==> flow/design.v <==
module shifter(in, shift, out);
  input [15:0] in;
  input [1:0] shift;
  output reg [15:0] out;
  always @(*) begin
    case(shift)
      2'b00: out = in;   
      2'b01: out = in << 1;   
      2'b10: out = in >> 1;   
      2'b11: out = {in[15], in[15:1]};   
      default: out = {16{1'bx}};    
    endcase
  end
endmodule
module ALU(ain, bin, alu_op, out, status);
  input [15:0] ain, bin;
  input [1:0] alu_op;
  output [15:0] out;
  output [2:0] status;
  ALU_result result(ain, bin, alu_op, out);  
  ALU_status result_status(ain, bin, out, status);  
endmodule
module ALU_result(ain, bin, alu_op, out);
  input [15:0] ain, bin;
  input [1:0] alu_op;
  output reg [15:0] out;
  always @(*) begin
    case(alu_op)
      2'b00: out = ain + bin;   
      2'b01: out = ain - bin;   
      2'b10: out = ain & bin;   
      2'b11: out = ~bin;        
      default: out = {16{1'bx}};   
    endcase
  end
endmodule
module ALU_status(ain, bin, alu_result, status);
  input [15:0] ain, bin, alu_result;
  output [2:0] status;
  assign status = {ain[15] & bin[15] & ~alu_result[15],   
                   alu_result[15],         
                   alu_result == 16'b0};   
endmodule
module Load_enabled_register(clk, load, in, out);
  parameter width = 16;  
  input clk, load;
  input [width-1:0] in;
  output [width-1:0] out; 
  reg [width-1:0] out;  
  wire[width-1:0] next_out = load ? in : out;
  always @(posedge clk) begin
    out <= next_out;   
  end
endmodule
module Decoder(in, out);
  parameter in_width = 3;
  parameter out_width = 8;
  input [in_width-1:0] in;
  output [out_width-1:0] out;
  wire [out_width-1:0] out = 1 << in; 
endmodule
module MUX_2in_binary(in1, in0, select, out);
  parameter width = 16;   
  input [width-1:0] in1, in0;
  input select;
  output reg [width-1:0] out;
  always @(*) begin
    case(select)
      1'b0: out = in0;
      1'b1: out = in1;
      default: out = {width{1'bx}};   
    endcase
  end
endmodule
module MUX_4in_binary(in3, in2, in1, in0, select, out);
  parameter width = 16;   
  input [width-1:0] in3, in2, in1, in0;
  input [1:0] select;
  output reg [width-1:0] out;
  always @(*) begin
    case(select)
      2'b00: out = in0;
      2'b01: out = in1;
      2'b10: out = in2;
      2'b11: out = in3;
      default: out = {width{1'bx}};   
    endcase
  end
endmodule
module MUX_8in(in7, in6, in5, in4, in3, in2, in1, in0, select, out);
  parameter width = 16;  
  input [width-1:0] in7, in6, in5, in4, in3, in2, in1, in0;
  input [7:0] select;
  output reg [width-1:0] out;
  always @(*) begin
    case(select)
      8'b00000001: out = in0;
      8'b00000010: out = in1;
      8'b00000100: out = in2;
      8'b00001000: out = in3;
      8'b00010000: out = in4;
      8'b00100000: out = in5;
      8'b01000000: out = in6;
      8'b10000000: out = in7;
      default: out = {width{1'bx}};  
    endcase
  end
endmodule
module Register_file(clk, data_in, write, writenum, readnum, data_out);
  input clk, write;   
  input [2:0] writenum, readnum;   
  input [15:0] data_in;  
  output [15:0] data_out;  
  wire [7:0] decoded_writenum;
  Decoder #(3, 8) decoder_write(writenum, decoded_writenum);
  wire [15:0] R0, R1, R2, R3, R4, R5, R6, R7; 
  Load_enabled_register #(16) R0_reg(clk, write & decoded_writenum[0], data_in, R0);
  Load_enabled_register #(16) R1_reg(clk, write & decoded_writenum[1], data_in, R1);
  Load_enabled_register #(16) R2_reg(clk, write & decoded_writenum[2], data_in, R2);
  Load_enabled_register #(16) R3_reg(clk, write & decoded_writenum[3], data_in, R3);
  Load_enabled_register #(16) R4_reg(clk, write & decoded_writenum[4], data_in, R4);
  Load_enabled_register #(16) R5_reg(clk, write & decoded_writenum[5], data_in, R5);
  Load_enabled_register #(16) R6_reg(clk, write & decoded_writenum[6], data_in, R6);
  Load_enabled_register #(16) R7_reg(clk, write & decoded_writenum[7], data_in, R7);
  wire [7:0] decoded_readnum;
  Decoder #(3, 8) decoder_read(readnum, decoded_readnum);
  MUX_8in #(16) output_multiplexer(R7, R6, R5, R4, R3, R2, R1, R0, decoded_readnum, data_out);
endmodule
module datapath(clk,  
                readnum, vsel, loada, loadb,   
                shift, asel, bsel, ALUop, loadc, loads, sximm5,  
                writenum, write, sximm8, mdata, PC,  
                status, datapath_out  
              );
   input clk, write, asel, bsel, loada, loadb, loadc, loads;
   input [2:0] readnum, writenum;
   input [1:0] ALUop, shift, vsel;
   input [15:0] mdata, sximm8, sximm5;
   input [7:0] PC;
   output [2:0] status;
   output [15:0] datapath_out;  
   wire [15:0] reg_data_in;   
   wire [15:0] reg_data_out;
   Register_file REGFILE(clk, reg_data_in, write, writenum, readnum, reg_data_out);
   wire [15:0] pipeline_reg_A_out, pipeline_reg_B_out;
   Load_enabled_register #(16) pipeline_reg_A(clk, loada, reg_data_out, pipeline_reg_A_out);
   Load_enabled_register #(16) pipeline_reg_B(clk, loadb, reg_data_out, pipeline_reg_B_out);
   wire [15:0] pipeline_reg_B_out_shifted;
   shifter shift_reg_B(pipeline_reg_B_out, shift, pipeline_reg_B_out_shifted);
   wire [15:0] source_operand_A_out, source_operand_B_out;
   MUX_2in_binary source_operand_A(16'b0, pipeline_reg_A_out, asel, source_operand_A_out);
   MUX_2in_binary source_operand_B(sximm5, pipeline_reg_B_out_shifted, bsel, source_operand_B_out);
   wire [15:0] alu_out;
   wire[2:0] alu_status;
   ALU alu_block(source_operand_A_out, source_operand_B_out, ALUop, alu_out, alu_status);
   Load_enabled_register #(3) status_register(clk, loads, alu_status, status);
   Load_enabled_register #(16) pipeline_reg_C(clk, loadc, alu_out, datapath_out);
   MUX_4in_binary writeback_mux(mdata, sximm8, {8'b0, PC}, datapath_out, vsel, reg_data_in);
endmodule
module vDFF(clk,D,Q);
  parameter n=1;
  input clk;
  input [n-1:0] D;
  output [n-1:0] Q;
  reg [n-1:0] Q;
  always @(posedge clk)
    Q <= D;
endmodule
module cpu(clk,reset,s,load,in,out,N,V,Z,w);
  input clk, reset, s, load;
  input [15:0] in;
  output [15:0] out;
  output N, V, Z, w;
  wire [15:0] inst_reg_out;
  Load_enabled_register #(16) instruction_register(clk, load, in, inst_reg_out);
  wire [2:0] nsel, opcode, readnum, writenum;
  wire [1:0] op, ALUop, shift;
  wire [15:0] sximm5, sximm8;
  Inst_dec instruction_decoder(inst_reg_out, nsel, opcode, op, ALUop, sximm5, sximm8, shift, readnum, writenum);
  wire [1:0] vsel;
  wire loada, loadb, asel, bsel, loadc, loads, write; 
  Controller datapath_controller(clk, s, reset, opcode, op, w, loada, loadb, loadc, loads, asel, bsel, vsel, nsel, write);
  datapath DP(.clk(clk),  
                .readnum(readnum), .vsel(vsel), .loada(loada), .loadb(loadb),   
                .shift(shift), .asel(asel), .bsel(bsel), .ALUop(ALUop), .loadc(loadc), .loads(loads), .sximm5(sximm5),  
                .writenum(writenum), .write(write), .sximm8(sximm8), .mdata(16'b0), .PC(8'b0),  
                .status({V, N, Z}), .datapath_out(out)  
              );
endmodule
module Inst_dec(inst_reg, nsel, opcode, op, ALUop, sximm5, sximm8, shift, readnum, writenum);
  input [15:0] inst_reg;
  input [2:0] nsel;
  output [2:0] opcode, readnum, writenum;
  output [1:0] op, ALUop, shift;
  output [15:0] sximm5, sximm8;
  assign opcode = inst_reg[15:13];
  assign op = inst_reg[12:11];
  assign ALUop = op;  
  assign sximm5 = { {11{inst_reg[4]}}, inst_reg[4:0] };   
  assign sximm8 = { {8{inst_reg[7]}}, inst_reg[7:0] };    
  assign shift = inst_reg[4:3];
  assign readnum = (nsel == 3'b001) ? inst_reg[10:8]   
                 : (nsel == 3'b010) ? inst_reg[7:5]    
                 : (nsel == 3'b100) ? inst_reg[2:0]    
                 : 3'bxxx;
  assign writenum = readnum;
endmodule
module Controller(clk, s, reset, opcode, op, w, loada, loadb, loadc, loads, asel, bsel, vsel, nsel, write);
  input clk, s, reset;
  input [2:0] opcode;
  input [1:0] op;
  output w, loada, loadb, loadc, loads, asel, bsel, write;
  output [2:0] nsel;
  output [1:0] vsel;
  wire [2:0] present_state, next_state;
  wire [2:0] next_state_reset = reset ? 3'b000 : next_state;
  reg [15:0] next;
  vDFF #(3) clk_state(clk, next_state_reset, present_state);
  always @(*) begin
    casex({s, opcode, op, present_state})
      {6'b0xxxxx, 3'b000}: next = {3'b000, 13'b1000000000000};   
      {6'b1xxxxx, 3'b000}: next = {3'b001, 13'b1000000000000};  
      {6'bx11010, 3'b001}: next = {3'b101, 13'b0};  
      {6'bx10101, 3'b001}, {6'bx101x0, 3'b001}: next = {3'b010, 13'b0};  
      {6'bx11000, 3'b001}, {6'bx10111, 3'b001}: next = {3'b011, 13'b0};  
      {6'bxxxxxx, 3'b010}: next = {3'b011, 13'b0100000000010};  
      {6'bxxxxxx, 3'b011}: next = {3'b100, 13'b0010000001000};  
      {6'bx11000, 3'b100}: next = {3'b101, 13'b0001010000000};  
      {6'bx10111, 3'b100}, {6'bx101x0, 3'b100}: next = {3'b101, 13'b0001000000000};  
      {6'bx10101, 3'b100}: next = {3'b000, 13'b0000100000000};  
      {6'bx11010, 3'b101}: next = {3'b000, 13'b0000000100011};  
      {6'bxxxxxx, 3'b101}: next = {3'b000, 13'b0000000000101};  
      default: next = {16{1'bx}};
   endcase
  end
  assign {next_state, w, loada, loadb, loadc, loads, asel, bsel, vsel, nsel, write} = next;
endmodule
Tool chain data of cpu
Tool output for the design above, in the order of the flow.
Line numbers count from 1 in the design file above.
Library cell names are shortened.
Not given: n/a

design
  top = cpu
  clock = clk
  standard-cell library = sky130hd
  library corner = tt_025C_1v80

Word level
Source: Yosys, flattened and elaborated, memories not mapped. Widths are those after wreduce. Registers that Yosys merges into a memory's read port (data or address) are not register bits. Print and check cells do not count. Equal cells are merged and count once.

cells by class
  add/sub/neg operators = 2
  equal/unequal tests = 34
  shifts and indexed selects = 1
  multiplexer cells = 11
  bitwise logic cells = 15
  reduce/logical cells = 9

operators with widths
  operator                                              number
  case mux 16 bit (select 11 bit)                       1
  case mux 16 bit (select 8 bit)                        1
  case mux 16 bit (select 4 bit)                        2
  equality test 8 bit (second input constant)           9
  case mux 16 bit (select 2 bit)                        2
  case mux 16 bit (select 3 bit)                        1
  adder 16 bit                                          1
  subtractor 16 bit                                     1
  bitwise AND 16 bit                                    1
  inverter 16 bit                                       1
  zero test 16 bit                                      1
  2-to-1 mux 16 bit                                     1
  equality test 7 bit (second input constant)           2
  equality test 2 bit (second input constant)           6
  bitwise AND 1 bit                                     10
  equality test 3 x 2 -> 1 bit (second input constant)  3
  2-to-1 mux 3 bit                                      3
  left shift 2 x 3 -> 8 bit (first input constant)      1
  OR reduction 2 bit                                    4
  equality test 8 x 1 -> 1 bit (second input constant)  1
  equality test 8 x 2 -> 1 bit (second input constant)  1
  equality test 8 x 3 -> 1 bit (second input constant)  1
  equality test 8 x 4 -> 1 bit (second input constant)  1
  equality test 8 x 5 -> 1 bit (second input constant)  1
  equality test 8 x 6 -> 1 bit (second input constant)  1
  equality test 8 x 7 -> 1 bit (second input constant)  1
  equality test 2 x 1 -> 1 bit (second input constant)  3
  zero test 2 bit                                       3

Other operator kinds: 5; their cells: 8.

storage and ports
  register bits after elaboration = 198
  output and inout bits = 20

Depth
Longest topological path by Yosys (ltp), each cell counted once; first at word level (registers and memories cut), then after technology mapping (sequential cells cut; the memories' decode and read muxes count).

depth
  depth in word-level cells = 10
  ABC_AREA = 0
  mapped depth = 22

Synthesis result
Yosys stat after the flow's synthesis: flattened, memories mapped to cells. It holds for the ABC_AREA given above (unset counts as 0); a run with the other value may have another netlist.

cells by type
  type      number
  edfxtp_1  195
  nand2_1   105
  mux4_2    16
  mux2i_1   34
  a21oi_1   39
  nor2_1    52
  ha_1      15
  o21ai_0   27
  and2_1    17
  a21o_1    14
  xor2_1    11
  xnor3_1   4
  nand3_1   17
  nor3_1    16
  xnor2_1   9
  clkbuf_1  20
  nand2b_1  11
  buf_2     13

Not listed: further types 71, cells in them 179.

mapped netlist
  standard cells after synthesis = 794
  chip area (Yosys) = 9,984.6 um2
  flip-flops = 198
  buffer cells = 44

By module: a second synthesis without flattening, with its own total; a netlist apart from the flattened one above.

unflattened totals
  cell total of the unflattened synthesis = 778
  area (unflattened synthesis) = 10,536.4 um2

Each row is one instance without its submodules.

modules
  module                             times used  cells  area (um2)  seq. area (um2)
  Load_enabled_register #(width=16)  12          16     480.5       480.5
  ALU_result                         1           218    1,437.6     0.0
  MUX_8in #(width=16)                1           128    963.4       0.0
  MUX_2in_binary                     2           18     249.0       0.0
  MUX_4in_binary                     1           20     424.2       0.0
  Inst_dec                           1           53     419.2       0.0
  shifter                            1           51     355.3       0.0
  Controller                         1           40     286.5       0.0
  Decoder                            2           8      65.1        0.0
  Load_enabled_register #(width=3)   1           3      90.1        90.1
  vDFF #(n=3)                        1           3      60.1        60.1
  Register_file                      1           8      50.0        0.0
  ALU_status                         1           8      48.8        0.0
  cpu                                1           1      3.8         0.0

Further modules, not shown: 2.

Worst setup path after synthesis
Path of least setup slack by OpenSTA after synthesis, without wires, with an ideal clock, recovery checks aside; 20% of the period is set as input and as output delay. Where synthesis merged equal registers, the netlist keeps one of their names.

path after synthesis
  path type = in2reg
  start point = input port s
  end point = register DP.REGFILE.R1_reg.out[0]
  clock period = 10,000 ps
  input delay = 2,000 ps
  launch time at the first pin = 2,000 ps
  data arrival time = 4,996 ps
  required time = 9,591 ps
  setup slack = 4,595 ps
  delay of the path = 3,405 ps
  stages = 9
  path buffers = 2
  synthesis period reached = 5,405 ps

"delay of the path" = arrival - input delay + setup time.
"stages": output pins that drive a net of the path, with the launching flip-flop's if there is one; two outputs of one cell count as two.
"synthesis period reached" = period - worst setup slack (recovery checks aside). The figure is calculated, with input and output delays left at 20% of the set period.
Between the ends stands the longest chain of elaborated cells between them, by number of cells; it is not shown to be the way that was timed. Of several equally long chains one is given.
Each line given opens the expression or statement behind the cell; cells for indexed reads and writes are added by Yosys, which also makes memories of some case tables.
Only ways into the end's enable, where the timed path ends, are counted here.

between the ends, after synthesis
  cells stage by stage = o221a_2 o2111ai_1 nor4_2 mux2i_1 o21a_1 clkbuf_1 buf_2 o21ai_0 nor3_1
  cells in the longest elaborated chain = 8

RTL lines, path after synthesis
  item                             line  text
  start, declared                  170   input clk, reset, s, load;
  equality test 4 bit              220   casex({s, opcode, op, present_state})
  case mux 16 bit (select 11 bit)  220
  equality test 3 bit              204   : (nsel == 3'b100) ? inst_reg[2:0]
  2-to-1 mux 3 bit                 204
  2-to-1 mux 3 bit                 203   : (nsel == 3'b010) ? inst_reg[7:5]
  2-to-1 mux 3 bit                 202   assign readnum = (nsel == 3'b001) ? inst_reg[10:8]
  left shift 2 x 3 -> 8 bit        60    wire [out_width-1:0] out = 1 << in;
  bitwise AND 1 bit                118   Load_enabled_register #(16) R1_reg(clk, write & decoded_writenum[1], data_in, R1);
  end, assigned                    52    out <= next_out;
  end, declared                    48    output [width-1:0] out;

Worst path after layout
Path of least setup slack in the final report of flow run 1 (OpenROAD, finished layout, wires in). Where an end is a register, its clock arrival counts in the times.
The path's times are printed in steps of 10 ps; the period is the one set.

path after layout
  path type = reg2reg
  start point = register datapath_controller.clk_state.Q[2]
  end point = register DP.status_register.out[0]
  clock period = 5,730 ps
  launch time at the first pin = 450 ps
  data arrival time = 4,960 ps
  required time = 6,010 ps
  setup slack = 1,040 ps
  stages = 16
  path buffers = 0

Between the ends stands the longest chain of elaborated cells between them, by number of cells; it is not shown to be the way that was timed. Of several equally long chains one is given.

between the ends, after layout
  cells stage by stage = dfxtp_1 or3b_4 or3_4 nand2_1 ha_1 inv_1 fa_1 a21o_1 maj3_1 a22oi_1 nor4b_1 nor3_2 o2111ai_1 a2111oi_0 nand4bb_1 nor4b_2
  cells in the longest elaborated chain = 8

RTL lines, path after layout
  item                             line  text
  start, declared                  164   output [n-1:0] Q;
  start, assigned                  167   Q <= D;
  equality test 3 bit              220   casex({s, opcode, op, present_state})
  2-to-1 mux 16 bit                220
  case mux 16 bit (select 11 bit)  220
  inverter 1 bit                   68    case(select)
  case mux 16 bit (select 2 bit)   68
  subtractor 16 bit                30    2'b01: out = ain - bin;
  case mux 16 bit (select 4 bit)   28    case(alu_op)
  zero test 16 bit                 42    alu_result == 16'b0};
  end, assigned                    52    out <= next_out;
  end, declared                    48    output [width-1:0] out;

Subject: cpu on sky130hd, stored results

Hello all,

Record of 4 stored runs of the RTL-to-layout flow on cpu, platform sky130hd. The runs are unordered. Constraints: input delay and output delay 20% of the set period each, output load 0.01 pF.
"achieved period" means the clock period less the worst setup slack. The figure is calculated, with input and output delays left at 20% of the set period.
"total power after layout": no workload was simulated; the value follows from the tool's default switching activity.
Among the settings, -- means not set for that run.

setting or result                      flow run 1  flow run 2  flow run 3  flow run 4
CORE_UTILIZATION                       26          44          49          44
period_ns                              5.73        6.59        6.59        7.15
CAP_MARGIN                             20          20          20          0
CORE_MARGIN                            2           2           2           2
SLEW_MARGIN                            20          20          5           5
ABC_AREA                               --          0           0           1
CELL_PAD_IN_SITES_DETAIL_PLACEMENT     --          1           1           2
CELL_PAD_IN_SITES_GLOBAL_PLACEMENT     --          1           1           0
CTS_CLUSTER_SIZE                       --          66          35          41
GPL_TIMING_DRIVEN                      --          0           0           --
MIN_ROUTING_LAYER                      --          met2        met1        met2
PLACE_DENSITY_LB_ADDON                 --          0.07        0.07        0.19
SETUP_SLACK_MARGIN                     --          0.72        -0.13       1.16
GPL_ROUTABILITY_DRIVEN                 --          --          0           0
CORE_ASPECT_RATIO                      --          --          --          0.87
TNS_END_PERCENT                        --          --          --          20
lowest hold slack (ps)                 650         625         649         651
area of the die (um2)                  39,986.0    23,913.5    21,534.1    24,143.6
worst setup slack after layout (ps)    1,044       1,033       886         1,325
achieved period (ps)                   4,686       5,557       5,704       5,825
post-layout utilization (%)            30.7        51.1        56.7        51.1
netlist area reported by Yosys (um2)   9,984.6     9,984.6     9,984.6     10,082.2
sum of negative setup slack (ps)       0           0           0           0
standard-cell area after layout (um2)  11,601.1    11,474.8    11,389.7    11,477.3
total power after layout (mW)          3.426       3.106       3.031       3.113

Thanks
